==> flow/design.v <==
module URP_PCIE_CRC32_GEN
#(
    parameter   DATA_WIDTH              = 224,
    parameter   CRC_WIDTH               = 32
)
(
    input   wire    [DATA_WIDTH-1:0]    data_i,
    output  logic   [CRC_WIDTH-1:0]     checksum_o
);
    logic           [DATA_WIDTH-1:0]    dividend;
    logic           [CRC_WIDTH-1:0]     crc_temp;
    always_comb begin
        dividend                            = data_i;
        crc_temp                            = 32'h00000000;
        for (int unsigned i = 0; i < DATA_WIDTH; i = i + 1) begin
            if (crc_temp[CRC_WIDTH-1] != dividend[DATA_WIDTH-1]) begin
                crc_temp                        = (crc_temp << 1) ^ 32'h814141AB;
            end 
            else begin
                crc_temp                        = crc_temp << 1;
            end
            dividend                            = dividend << 1;
        end
    end
    assign  checksum_o                  = crc_temp;   
endmodule
module URP_PCIE_RX_DATA_LINK_LAYER (
    input   logic                   clk,
    input   logic                   rst_n,
    input   logic   [267:0]         tlp_data_i,  
    input   logic                   tlp_data_valid_i,  
    output  logic                   tlp_data_ready_o,  
    output  logic   [31:0]          dllp_o,  
    output  logic                   dllp_valid_o,  
    input   logic                   dllp_read_i,  
    output  logic   [223:0]         tlp_data_o,  
    output  logic                   tlp_data_valid_o,  
    input   logic                   tlp_data_ready_i  
);
    logic [31:0]                lcrc_computed;       
    logic [31:0]                lcrc_received;       
    logic                       lcrc_valid;          
    logic [11:0]                sequence_number;     
    logic [11:0]                sequence_expected;   
    logic                       nak_scheduled_flag; 
    logic                       ack_scheduled_flag;
    logic [31:0]                dllp_data_gen;       
    logic lcrc_valid_o;
    logic [267:0] tlp_data_with_crc;
    logic [235:0] tlp_data_no_crc;
    logic [223:0] tlp_data_reg;
    logic valid;
    URP_PCIE_CRC32_GEN #(
        .DATA_WIDTH(236),   
        .CRC_WIDTH(32)      
    ) lcrc_gen (
        .data_i(tlp_data_i[267:32]),  
        .checksum_o(lcrc_computed)                     
    );
    always_comb begin
        lcrc_valid = 1'b1;
        lcrc_received = tlp_data_i[31:0];   
        if (lcrc_computed == lcrc_received) begin
            lcrc_valid = 1'b1;  
        end else begin
            lcrc_valid = 1'b0;
        end
    end
    always_ff @(posedge clk or negedge rst_n) begin
        if (!rst_n) begin
            sequence_expected <= 12'b0;   
            ack_scheduled_flag <= 1'b0;  
            nak_scheduled_flag <= 1'b0;  
            tlp_data_reg <= 223'b0;
            valid <= 1'b0;
            sequence_number <= 12'b0;
        end else if ( tlp_data_valid_i == lcrc_valid ) begin
            sequence_number = tlp_data_i[267:256];  
            if (sequence_number > sequence_expected) begin
                nak_scheduled_flag <= 1'b1;   
                ack_scheduled_flag <= 1'b0;   
                valid <= 1'b0;
            end else if (sequence_number < sequence_expected) begin
                nak_scheduled_flag <= 1'b0;   
                ack_scheduled_flag <= 1'b1;   
                valid <= 1'b1;
            end else if(sequence_number == sequence_expected) begin  
                tlp_data_reg <= tlp_data_i[255:32];
                valid <= 1'b1;
                sequence_expected <= sequence_expected + 1;  
            end
        end
    end
    always_ff @(posedge clk or negedge rst_n) begin
        if (!rst_n) begin
            dllp_data_gen <= 32'd0;
            dllp_valid_o <= 1'b0;
        end else if (tlp_data_valid_i && lcrc_valid) begin
            if (ack_scheduled_flag) begin  
                dllp_data_gen <= {20'b0,sequence_expected-1};  
                dllp_valid_o <= 1'b1;  
            end else if (nak_scheduled_flag) begin  
                dllp_data_gen <= {3'b0, 1'b1, 16'b0, sequence_expected};  
                dllp_valid_o <= 1'b1;  
            end else begin  
                dllp_valid_o <= 1'b0;  
            end
        end
    end
    assign tlp_data_o = tlp_data_reg;   
    assign tlp_data_valid_o = tlp_data_valid_i && lcrc_valid && valid;  
    assign tlp_data_ready_o = tlp_data_ready_i;  
    assign dllp_o = dllp_data_gen;
endmodule
Wiki page: URP_PCIE_RX_DATA_LINK_LAYER / tool data

**From RTL to reports: URP_PCIE_RX_DATA_LINK_LAYER**

Module URP_PCIE_RX_DATA_LINK_LAYER before and after one edit of its RTL, step after step.
Lines under "original" count in the file above, lines under "edited" in the edited file.
"difference" is "edited" less "original", of the values as shown; "relative change" is that difference over "original", in percent.
Not given: n/a

- Top module: URP_PCIE_RX_DATA_LINK_LAYER
- Clock: clk
- Cell library: sky130hd
- Corner: tt_025C_1v80

**Diff**

The edit as a unified diff against the file above.
The edit is scripted: it alters the design's behaviour and was not made to optimise anything.

```diff
@@ -85,5 +85,5 @@
                 ack_scheduled_flag <= 1'b1;   
                 valid <= 1'b1;
-            end else if(sequence_number == sequence_expected) begin  
+            end else if(sequence_number != sequence_expected) begin  
                 tlp_data_reg <= tlp_data_i[255:32];
                 valid <= 1'b1;
```

**Elaborated design**

Source: Yosys, flattened and elaborated, memories not mapped. Widths are those after wreduce. Registers that Yosys merges into a memory's read port (data or address) are not register bits. Print and check cells do not count. Equal cells are merged and count once.

Storage and ports:

| item | original | edited | difference | relative change (%) |
|---|---|---|---|---|
| output and inout bits | 259 | 259 | 0 | 0.00 |
| input bits | 273 | 273 | 0 | 0.00 |
| register bits | 272 | 272 | 0 | 0.00 |
| word-level cells | 743 | 743 | 0 | 0.00 |

Cells by class:

| item | original | edited | difference | relative change (%) |
|---|---|---|---|---|
| order comparisons | 2 | 2 | 0 | 0.00 |
| equality and inequality tests | 238 | 238 | 0 | 0.00 |
| $add $sub $neg | 2 | 2 | 0 | 0.00 |
| reduce/logical cells | 9 | 9 | 0 | 0.00 |
| bitwise operators | 237 | 237 | 0 | 0.00 |
| mux-type cells | 248 | 248 | 0 | 0.00 |

Operators with widths:

| cell | original | edited | difference | relative change (%) |
|---|---|---|---|---|
| equality test 12 bit | 1 | 0 | -1 | -100.00 |
| inequality test 12 bit | 0 | 1 | +1 | n/a |

Unchanged operator kinds not shown: 16.

**Longest topological paths**

Depth = most cells in a row (Yosys ltp): at word level without a register or memory, in the mapped netlist without a sequential cell, where the memories' decode and read muxes count.

Logic depth:

| item | original | edited | difference | relative change (%) |
|---|---|---|---|---|
| word-level depth | 475 | 475 | 0 | 0.00 |
| ABC_AREA | 0 | 0 | n/a | n/a |
| mapped depth | 47 | 46 | -1 | -2.13 |
| gate-level depth less buffers | 42 | 38 | -4 | -9.52 |

**Netlist**

The flow's flattened synthesis, as Yosys stat reports it; memories are mapped. The netlist is that of the ABC_AREA named above (0 if unset); the other value can give another one.

Mapped netlist:

| item | original | edited | difference | relative change (%) |
|---|---|---|---|---|
| synthesis area (um^2) | 36596.3 | 32272.2 | -4324.1 | -11.82 |
| flip-flops | 254 | 254 | 0 | 0.00 |
| sequential part of the area (um^2) | 6356.1 | 6356.1 | 0.0 | 0.00 |
| cell count | 2949 | 2295 | -654 | -22.18 |
| buffers | 94 | 283 | +189 | +201.06 |

Cell types:

| cell | original | edited | difference | relative change (%) |
|---|---|---|---|---|
| sky130_fd_sc_hd__nand2_1 | 700 | 27 | -673 | -96.14 |
| sky130_fd_sc_hd__clkbuf_1 | 55 | 239 | +184 | +334.55 |
| sky130_fd_sc_hd__xnor3_1 | 542 | 474 | -68 | -12.55 |
| sky130_fd_sc_hd__xnor2_1 | 681 | 614 | -67 | -9.84 |
| sky130_fd_sc_hd__xnor3_2 | 69 | 50 | -19 | -27.54 |
| sky130_fd_sc_hd__xor3_1 | 74 | 85 | +11 | +14.86 |
| sky130_fd_sc_hd__xnor2_2 | 68 | 60 | -8 | -11.76 |
| sky130_fd_sc_hd__xnor2_4 | 17 | 9 | -8 | -47.06 |
| sky130_fd_sc_hd__xor2_1 | 247 | 253 | +6 | +2.43 |
| sky130_fd_sc_hd__xor2_2 | 25 | 31 | +6 | +24.00 |
| sky130_fd_sc_hd__buf_4 | 24 | 30 | +6 | +25.00 |
| sky130_fd_sc_hd__nor3_1 | 12 | 6 | -6 | -50.00 |
| sky130_fd_sc_hd__o21ai_0 | 21 | 16 | -5 | -23.81 |
| sky130_fd_sc_hd__mux2i_1 | 10 | 5 | -5 | -50.00 |
| sky130_fd_sc_hd__xor2_4 | 2 | 7 | +5 | +250.00 |
| sky130_fd_sc_hd__nand4_1 | 8 | 4 | -4 | -50.00 |
| sky130_fd_sc_hd__and3_1 | 7 | 3 | -4 | -57.14 |
| sky130_fd_sc_hd__a21o_1 | 1 | 5 | +4 | +400.00 |

Unchanged cell types not shown: 8.
Not every row of either side is listed.
By module: a second synthesis without flattening, with its own total; a netlist apart from the flattened one above.

Second synthesis, totals:

| item | original | edited | difference | relative change (%) |
|---|---|---|---|---|
| cells (unflattened synthesis) | 2507 | 2448 | -59 | -2.35 |
| area (unflattened synthesis) (um^2) | 36856.6 | 34737.1 | -2119.5 | -5.75 |

Rows give one instance, submodules left out.

Modules, original:

| module | cells | seq. area (um^2) | area (um^2) | times used |
|---|---|---|---|---|
| URP_PCIE_CRC32_GEN | 1780 | 0.0 | 26196.4 | 1 |
| URP_PCIE_RX_DATA_LINK_LAYER | 727 | 6356.1 | 10660.2 | 1 |

Modules, edited:

| module | cells | seq. area (um^2) | area (um^2) | times used |
|---|---|---|---|---|
| URP_PCIE_CRC32_GEN | 1780 | 0.0 | 26196.4 | 1 |
| URP_PCIE_RX_DATA_LINK_LAYER | 668 | 6356.1 | 8540.7 | 1 |

**Timing after synthesis**

Source: OpenSTA report_checks on the synthesized netlist (no wires, ideal clock, input and output delay 20% of the period each), path of least setup slack; recovery checks are left aside. Register names are those of the netlist, which keeps one name where synthesis merged equal registers.

Timing path after synthesis:

| item | original | edited | difference | relative change (%) |
|---|---|---|---|---|
| kind | input-to-output | input-to-output | n/a | n/a |
| from | input tlp_data_i[265] | input tlp_data_i[262] | n/a | n/a |
| to | output tlp_data_valid_o | output tlp_data_valid_o | n/a | n/a |
| external output delay (ps) | 5800 | 5800 | 0 | 0.00 |
| clock period (ps) | 29000 | 29000 | 0 | 0.00 |
| required time (ps) | 23200 | 23200 | 0 | 0.00 |
| arrival (ps) | 20680 | 19774 | -906 | -4.38 |
| slack (ps) | 2520 | 3426 | +906 | n/a |
| external input delay (ps) | 5800 | 5800 | 0 | 0.00 |
| delay of the path (ps) | 14880 | 13974 | -906 | -6.09 |
| launch time at the first pin (ps) | 5800 | 5800 | 0 | 0.00 |
| stages on the path | 39 | 36 | -3 | -7.69 |
| path buffers | 2 | 1 | -1 | -50.00 |
| period reached after synthesis (ps) | 26480 | 25574 | -906 | -3.42 |

"delay of the path" = arrival - input delay + setup time.
At an output port there is no setup time.
"stages on the path" counts driving pins, that of a launching flip-flop among them; a cell with two outputs on the path counts twice.
"period reached after synthesis" is the clock period less the worst setup slack; recovery checks do not enter. This is arithmetic on one report: input and output delays are still those of the set period (20% each).
The rows between start and end are the longest chain of elaborated cells between them; the timing report does not say that the signal goes this way. Where chains are equally long, one stands for them.
Each line given opens the expression or statement behind the cell; cells for indexed reads and writes are added by Yosys, which also makes memories of some case tables.

Between the ends, after synthesis, original:
- Cells stage by stage: sky130_fd_sc_hd__buf_6 > sky130_fd_sc_hd__xnor2_2 > sky130_fd_sc_hd__xnor3_2 > sky130_fd_sc_hd__xnor2_4 > sky130_fd_sc_hd__xor3_2 > sky130_fd_sc_hd__xnor3_2 > sky130_fd_sc_hd__xor2_2 > sky130_fd_sc_hd__xnor3_2 > sky130_fd_sc_hd__xnor3_2 > sky130_fd_sc_hd__xnor3_1 > sky130_fd_sc_hd__xnor3_2 > sky130_fd_sc_hd__xnor3_2 > sky130_fd_sc_hd__xnor3_1 > sky130_fd_sc_hd__xnor3_2 > sky130_fd_sc_hd__xnor3_2 > sky130_fd_sc_hd__xnor3_1 > sky130_fd_sc_hd__buf_4 > sky130_fd_sc_hd__xnor3_1 > (+3 left out) > sky130_fd_sc_hd__xnor3_2 > sky130_fd_sc_hd__xnor3_1 > sky130_fd_sc_hd__xnor3_2 > sky130_fd_sc_hd__xnor3_2 > sky130_fd_sc_hd__xor3_4 > sky130_fd_sc_hd__xnor3_1 > sky130_fd_sc_hd__xnor3_1 > sky130_fd_sc_hd__xor3_2 > sky130_fd_sc_hd__xnor3_1 > sky130_fd_sc_hd__xor2_2 > sky130_fd_sc_hd__xor2_1 > sky130_fd_sc_hd__xnor3_2 > sky130_fd_sc_hd__xnor2_1 > sky130_fd_sc_hd__or4_1 > sky130_fd_sc_hd__a221o_1 > sky130_fd_sc_hd__a2111oi_2 > sky130_fd_sc_hd__ha_1 > sky130_fd_sc_hd__and2_1
- Length of the longest elaborated chain: 472
- Elaborated cells between the ends (all ways): 705
- Those cells by class: eq/ne: 235; mux: 235; logic: 233; reduce/logical: 2

RTL lines, path after synthesis, original:

| item | RTL line | source |
|---|---|---|
| start: declaration | 30 | `input   logic   [267:0]         tlp_data_i,` |
| inequality test 1 bit | 16 | `if (crc_temp[CRC_WIDTH-1] != dividend[DATA_WIDTH-1]) begin` |
| 2-to-1 mux 32 bit | 16 |  |
| inequality test 1 bit | 16 |  |
| 2-to-1 mux 32 bit | 16 |  |
| NOT 11 bit | n/a |  |
| 2-to-1 mux 32 bit | 16 |  |
| inequality test 1 bit | 16 |  |
| (+457 left out) | n/a |  |
| NOT 11 bit | n/a |  |
| 2-to-1 mux 32 bit | 16 |  |
| inequality test 1 bit | 16 |  |
| 2-to-1 mux 32 bit | 16 |  |
| equality test 32 bit | 63 | `if (lcrc_computed == lcrc_received) begin` |
| 2-to-1 mux 1 bit | 63 |  |
| logical AND 1 bit (2 in a row) | 111 | `assign tlp_data_valid_o = tlp_data_valid_i && lcrc_valid && valid;` |
| end: declaration | 37 | `output  logic                   tlp_data_valid_o,` |

Between the ends, after synthesis, edited:
- Cells stage by stage: sky130_fd_sc_hd__buf_6 > sky130_fd_sc_hd__xnor3_2 > sky130_fd_sc_hd__xnor3_2 > sky130_fd_sc_hd__xnor2_4 > sky130_fd_sc_hd__xnor3_2 > sky130_fd_sc_hd__xnor3_2 > sky130_fd_sc_hd__xor3_2 > sky130_fd_sc_hd__xnor3_2 > sky130_fd_sc_hd__xor2_4 > sky130_fd_sc_hd__xnor3_1 > sky130_fd_sc_hd__xnor3_2 > sky130_fd_sc_hd__xnor3_2 > sky130_fd_sc_hd__xor2_4 > sky130_fd_sc_hd__xnor3_2 > sky130_fd_sc_hd__xor2_2 > sky130_fd_sc_hd__xnor2_4 > sky130_fd_sc_hd__xnor3_2 > sky130_fd_sc_hd__xnor3_2 > sky130_fd_sc_hd__xor3_1 > sky130_fd_sc_hd__xor3_1 > sky130_fd_sc_hd__xnor3_1 > sky130_fd_sc_hd__xnor2_1 > sky130_fd_sc_hd__xnor3_1 > sky130_fd_sc_hd__xor2_2 > sky130_fd_sc_hd__xnor3_1 > sky130_fd_sc_hd__xnor3_1 > sky130_fd_sc_hd__xnor3_1 > sky130_fd_sc_hd__xor2_2 > sky130_fd_sc_hd__xnor3_1 > sky130_fd_sc_hd__xnor3_2 > sky130_fd_sc_hd__xor3_2 > sky130_fd_sc_hd__or4_1 > sky130_fd_sc_hd__a31o_1 > sky130_fd_sc_hd__a2111oi_2 > sky130_fd_sc_hd__ha_1 > sky130_fd_sc_hd__and2_1
- Length of the longest elaborated chain: 466
- Elaborated cells between the ends (all ways): 696
- Those cells by class: eq/ne: 232; mux: 232; logic: 230; reduce/logical: 2

RTL lines, path after synthesis, edited:

| item | RTL line | source |
|---|---|---|
| start: declaration | 30 | `input   logic   [267:0]         tlp_data_i,` |
| inequality test 1 bit | 16 | `if (crc_temp[CRC_WIDTH-1] != dividend[DATA_WIDTH-1]) begin` |
| 2-to-1 mux 32 bit | 16 |  |
| NOT 11 bit | n/a |  |
| 2-to-1 mux 32 bit | 16 |  |
| inequality test 1 bit | 16 |  |
| 2-to-1 mux 32 bit | 16 |  |
| NOT 11 bit | n/a |  |
| (+451 left out) | n/a |  |
| NOT 11 bit | n/a |  |
| 2-to-1 mux 32 bit | 16 |  |
| inequality test 1 bit | 16 |  |
| 2-to-1 mux 32 bit | 16 |  |
| equality test 32 bit | 63 | `if (lcrc_computed == lcrc_received) begin` |
| 2-to-1 mux 1 bit | 63 |  |
| logical AND 1 bit (2 in a row) | 111 | `assign tlp_data_valid_o = tlp_data_valid_i && lcrc_valid && valid;` |
| end: declaration | 37 | `output  logic                   tlp_data_valid_o,` |

**Worst path after layout**

Path of least setup slack in the final report of the runs of pair A (OpenROAD, finished layout, wires in). Where an end is a register, its clock arrival counts in the times.
The report prints the path's times to 10 ps; the period is as set.

Timing path post-layout:

| item | original | edited | difference | relative change (%) |
|---|---|---|---|---|
| kind | input-to-output | input-to-output | n/a | n/a |
| from | input tlp_data_i[255] | input tlp_data_i[263] | n/a | n/a |
| to | output tlp_data_valid_o | output tlp_data_valid_o | n/a | n/a |
| clock period (ps) | 28600 | 28600 | 0 | 0.00 |
| external output delay (ps) | 5720 | 5720 | 0 | 0.00 |
| launch time at the first pin (ps) | 5720 | 5720 | 0 | 0.00 |
| path buffers | 10 | 4 | -6 | -60.00 |
| slack (ps) | 510 | 580 | +70 | n/a |
| arrival (ps) | 22370 | 22300 | -70 | -0.31 |
| stages on the path | 47 | 39 | -8 | -17.02 |
| external input delay (ps) | 5720 | 5720 | 0 | 0.00 |
| required time (ps) | 22880 | 22880 | 0 | 0.00 |

The rows between start and end are the longest chain of elaborated cells between them; the timing report does not say that the signal goes this way. Where chains are equally long, one stands for them.

Between the ends, post-layout, original:
- Cells stage by stage: sky130_fd_sc_hd__clkdlybuf4s50_1 > sky130_fd_sc_hd__xnor2_1 > sky130_fd_sc_hd__xnor3_2 > sky130_fd_sc_hd__xnor3_1 > sky130_fd_sc_hd__xor3_2 > sky130_fd_sc_hd__xnor3_1 > sky130_fd_sc_hd__xnor3_1 > sky130_fd_sc_hd__xnor3_2 > sky130_fd_sc_hd__xnor3_1 > sky130_fd_sc_hd__xnor3_1 > sky130_fd_sc_hd__xor2_2 > sky130_fd_sc_hd__xor3_1 > sky130_fd_sc_hd__buf_4 > sky130_fd_sc_hd__xnor3_2 > sky130_fd_sc_hd__xnor3_1 > sky130_fd_sc_hd__xnor3_1 > sky130_fd_sc_hd__xnor3_1 > sky130_fd_sc_hd__xnor3_1 > (+11 left out) > sky130_fd_sc_hd__xnor2_1 > sky130_fd_sc_hd__buf_4 > sky130_fd_sc_hd__xnor2_1 > sky130_fd_sc_hd__xnor3_1 > sky130_fd_sc_hd__xnor3_1 > sky130_fd_sc_hd__xor3_2 > sky130_fd_sc_hd__xnor3_1 > sky130_fd_sc_hd__xor2_2 > sky130_fd_sc_hd__xor2_1 > sky130_fd_sc_hd__xnor3_2 > sky130_fd_sc_hd__xnor2_1 > sky130_fd_sc_hd__or4_1 > sky130_fd_sc_hd__a221o_1 > sky130_fd_sc_hd__a2111oi_4 > sky130_fd_sc_hd__buf_4 > sky130_fd_sc_hd__ha_1 > sky130_fd_sc_hd__and2_1 > sky130_fd_sc_hd__clkdlybuf4s50_1
- Length of the longest elaborated chain: 452
- Elaborated cells between the ends (all ways): 675
- Those cells by class: eq/ne: 225; mux: 225; logic: 223; reduce/logical: 2

RTL lines, path post-layout, original:

| item | RTL line | source |
|---|---|---|
| start: declaration | 30 | `input   logic   [267:0]         tlp_data_i,` |
| inequality test 1 bit | 16 | `if (crc_temp[CRC_WIDTH-1] != dividend[DATA_WIDTH-1]) begin` |
| 2-to-1 mux 32 bit | 16 |  |
| inequality test 1 bit | 16 |  |
| 2-to-1 mux 32 bit | 16 |  |
| NOT 11 bit | n/a |  |
| 2-to-1 mux 32 bit | 16 |  |
| inequality test 1 bit | 16 |  |
| (+437 left out) | n/a |  |
| NOT 11 bit | n/a |  |
| 2-to-1 mux 32 bit | 16 |  |
| inequality test 1 bit | 16 |  |
| 2-to-1 mux 32 bit | 16 |  |
| equality test 32 bit | 63 | `if (lcrc_computed == lcrc_received) begin` |
| 2-to-1 mux 1 bit | 63 |  |
| logical AND 1 bit (2 in a row) | 111 | `assign tlp_data_valid_o = tlp_data_valid_i && lcrc_valid && valid;` |
| end: declaration | 37 | `output  logic                   tlp_data_valid_o,` |

Between the ends, post-layout, edited:
- Cells stage by stage: sky130_fd_sc_hd__clkdlybuf4s50_1 > sky130_fd_sc_hd__xnor3_2 > sky130_fd_sc_hd__xnor2_1 > sky130_fd_sc_hd__xnor3_1 > sky130_fd_sc_hd__xnor3_2 > sky130_fd_sc_hd__xnor2_1 > sky130_fd_sc_hd__buf_4 > sky130_fd_sc_hd__xnor3_1 > sky130_fd_sc_hd__xnor2_1 > sky130_fd_sc_hd__xnor3_1 > sky130_fd_sc_hd__xnor2_2 > sky130_fd_sc_hd__xnor3_1 > sky130_fd_sc_hd__xnor3_1 > sky130_fd_sc_hd__xnor3_1 > sky130_fd_sc_hd__xnor3_1 > sky130_fd_sc_hd__xnor3_1 > sky130_fd_sc_hd__xnor3_2 > sky130_fd_sc_hd__xnor3_1 > (+3 left out) > sky130_fd_sc_hd__xnor3_1 > sky130_fd_sc_hd__xor3_1 > sky130_fd_sc_hd__xnor3_2 > sky130_fd_sc_hd__xor3_1 > sky130_fd_sc_hd__xnor2_1 > sky130_fd_sc_hd__xnor2_1 > sky130_fd_sc_hd__xnor3_1 > sky130_fd_sc_hd__xnor2_4 > sky130_fd_sc_hd__xnor3_2 > sky130_fd_sc_hd__xor3_2 > sky130_fd_sc_hd__buf_4 > sky130_fd_sc_hd__mux2i_1 > sky130_fd_sc_hd__o22ai_1 > sky130_fd_sc_hd__o221ai_1 > sky130_fd_sc_hd__a2111oi_2 > sky130_fd_sc_hd__ha_1 > sky130_fd_sc_hd__and2_1 > sky130_fd_sc_hd__clkdlybuf4s50_1
- Length of the longest elaborated chain: 468
- Elaborated cells between the ends (all ways): 699
- Those cells by class: eq/ne: 233; mux: 233; logic: 231; reduce/logical: 2

RTL lines, path post-layout, edited:

| item | RTL line | source |
|---|---|---|
| start: declaration | 30 | `input   logic   [267:0]         tlp_data_i,` |
| inequality test 1 bit | 16 | `if (crc_temp[CRC_WIDTH-1] != dividend[DATA_WIDTH-1]) begin` |
| 2-to-1 mux 32 bit | 16 |  |
| inequality test 1 bit | 16 |  |
| 2-to-1 mux 32 bit | 16 |  |
| NOT 11 bit | n/a |  |
| 2-to-1 mux 32 bit | 16 |  |
| inequality test 1 bit | 16 |  |
| (+453 left out) | n/a |  |
| NOT 11 bit | n/a |  |
| 2-to-1 mux 32 bit | 16 |  |
| inequality test 1 bit | 16 |  |
| 2-to-1 mux 32 bit | 16 |  |
| equality test 32 bit | 63 | `if (lcrc_computed == lcrc_received) begin` |
| 2-to-1 mux 1 bit | 63 |  |
| logical AND 1 bit (2 in a row) | 111 | `assign tlp_data_valid_o = tlp_data_valid_i && lcrc_valid && valid;` |
| end: declaration | 37 | `output  logic                   tlp_data_valid_o,` |

**Layout results**

Runs of the flow (Yosys, OpenROAD) on both versions; the two runs of a pair have the same settings. The constraints put input and output delay at 20% of the set period each and load the outputs with 0.01 pF.

Flow settings, pair A:
- period_ns: 28.6
- CAP_MARGIN: 20
- CORE_MARGIN: 2
- CORE_UTILIZATION: 40
- SLEW_MARGIN: 20

Measured results, pair A:

| item | original | edited | difference | relative change (%) |
|---|---|---|---|---|
| setup slack of the worst path (ps) | 511 | 583 | +72 | n/a |
| full die area (um^2) | 93926.9 | 82969.9 | -10957.0 | -11.67 |
| setup total negative slack (ps) | 0 | 0 | 0 | n/a |
| worst hold slack in the final report (ps) | 469 | 372 | -97 | n/a |
| utilization of the finished layout (%) | 54.1 | 49.3 | -4.8 | n/a |
| area of the synthesized netlist (um^2) | 36596.3 | 32272.2 | -4324.1 | -11.82 |
| period reached (ps) | 28089 | 28017 | -72 | -0.26 |
| standard-cell area after routing (um^2) | 48878.1 | 39555.4 | -9322.7 | -19.07 |

Flow settings, pair B:
- CELL_PAD_IN_SITES_DETAIL_PLACEMENT: 0
- CORE_UTILIZATION: 44
- CTS_CLUSTER_SIZE: 86
- MIN_ROUTING_LAYER: met2
- PLACE_DENSITY_LB_ADDON: 0.14
- SETUP_SLACK_MARGIN: 5.0
- period_ns: 36.4
- CAP_MARGIN: 20
- CORE_MARGIN: 2
- SLEW_MARGIN: 20

Measured results, pair B:

| item | original | edited | difference | relative change (%) |
|---|---|---|---|---|
| setup slack of the worst path (ps) | 5142 | 5356 | +214 | n/a |
| full die area (um^2) | 85497.8 | 75528.8 | -9969.0 | -11.66 |
| setup total negative slack (ps) | 0 | 0 | 0 | n/a |
| worst hold slack in the final report (ps) | 474 | 374 | -100 | n/a |
| utilization of the finished layout (%) | 59.2 | 56.2 | -3.0 | n/a |
| area of the synthesized netlist (um^2) | 36596.3 | 32272.2 | -4324.1 | -11.82 |
| period reached (ps) | 31258 | 31044 | -214 | -0.68 |
| standard-cell area after routing (um^2) | 48709.2 | 40918.0 | -7791.2 | -16.00 |

"period reached" is the run's clock period less its worst setup slack. It is reckoned from that one timing run; input and output delays stay at 20% of the period that was set.
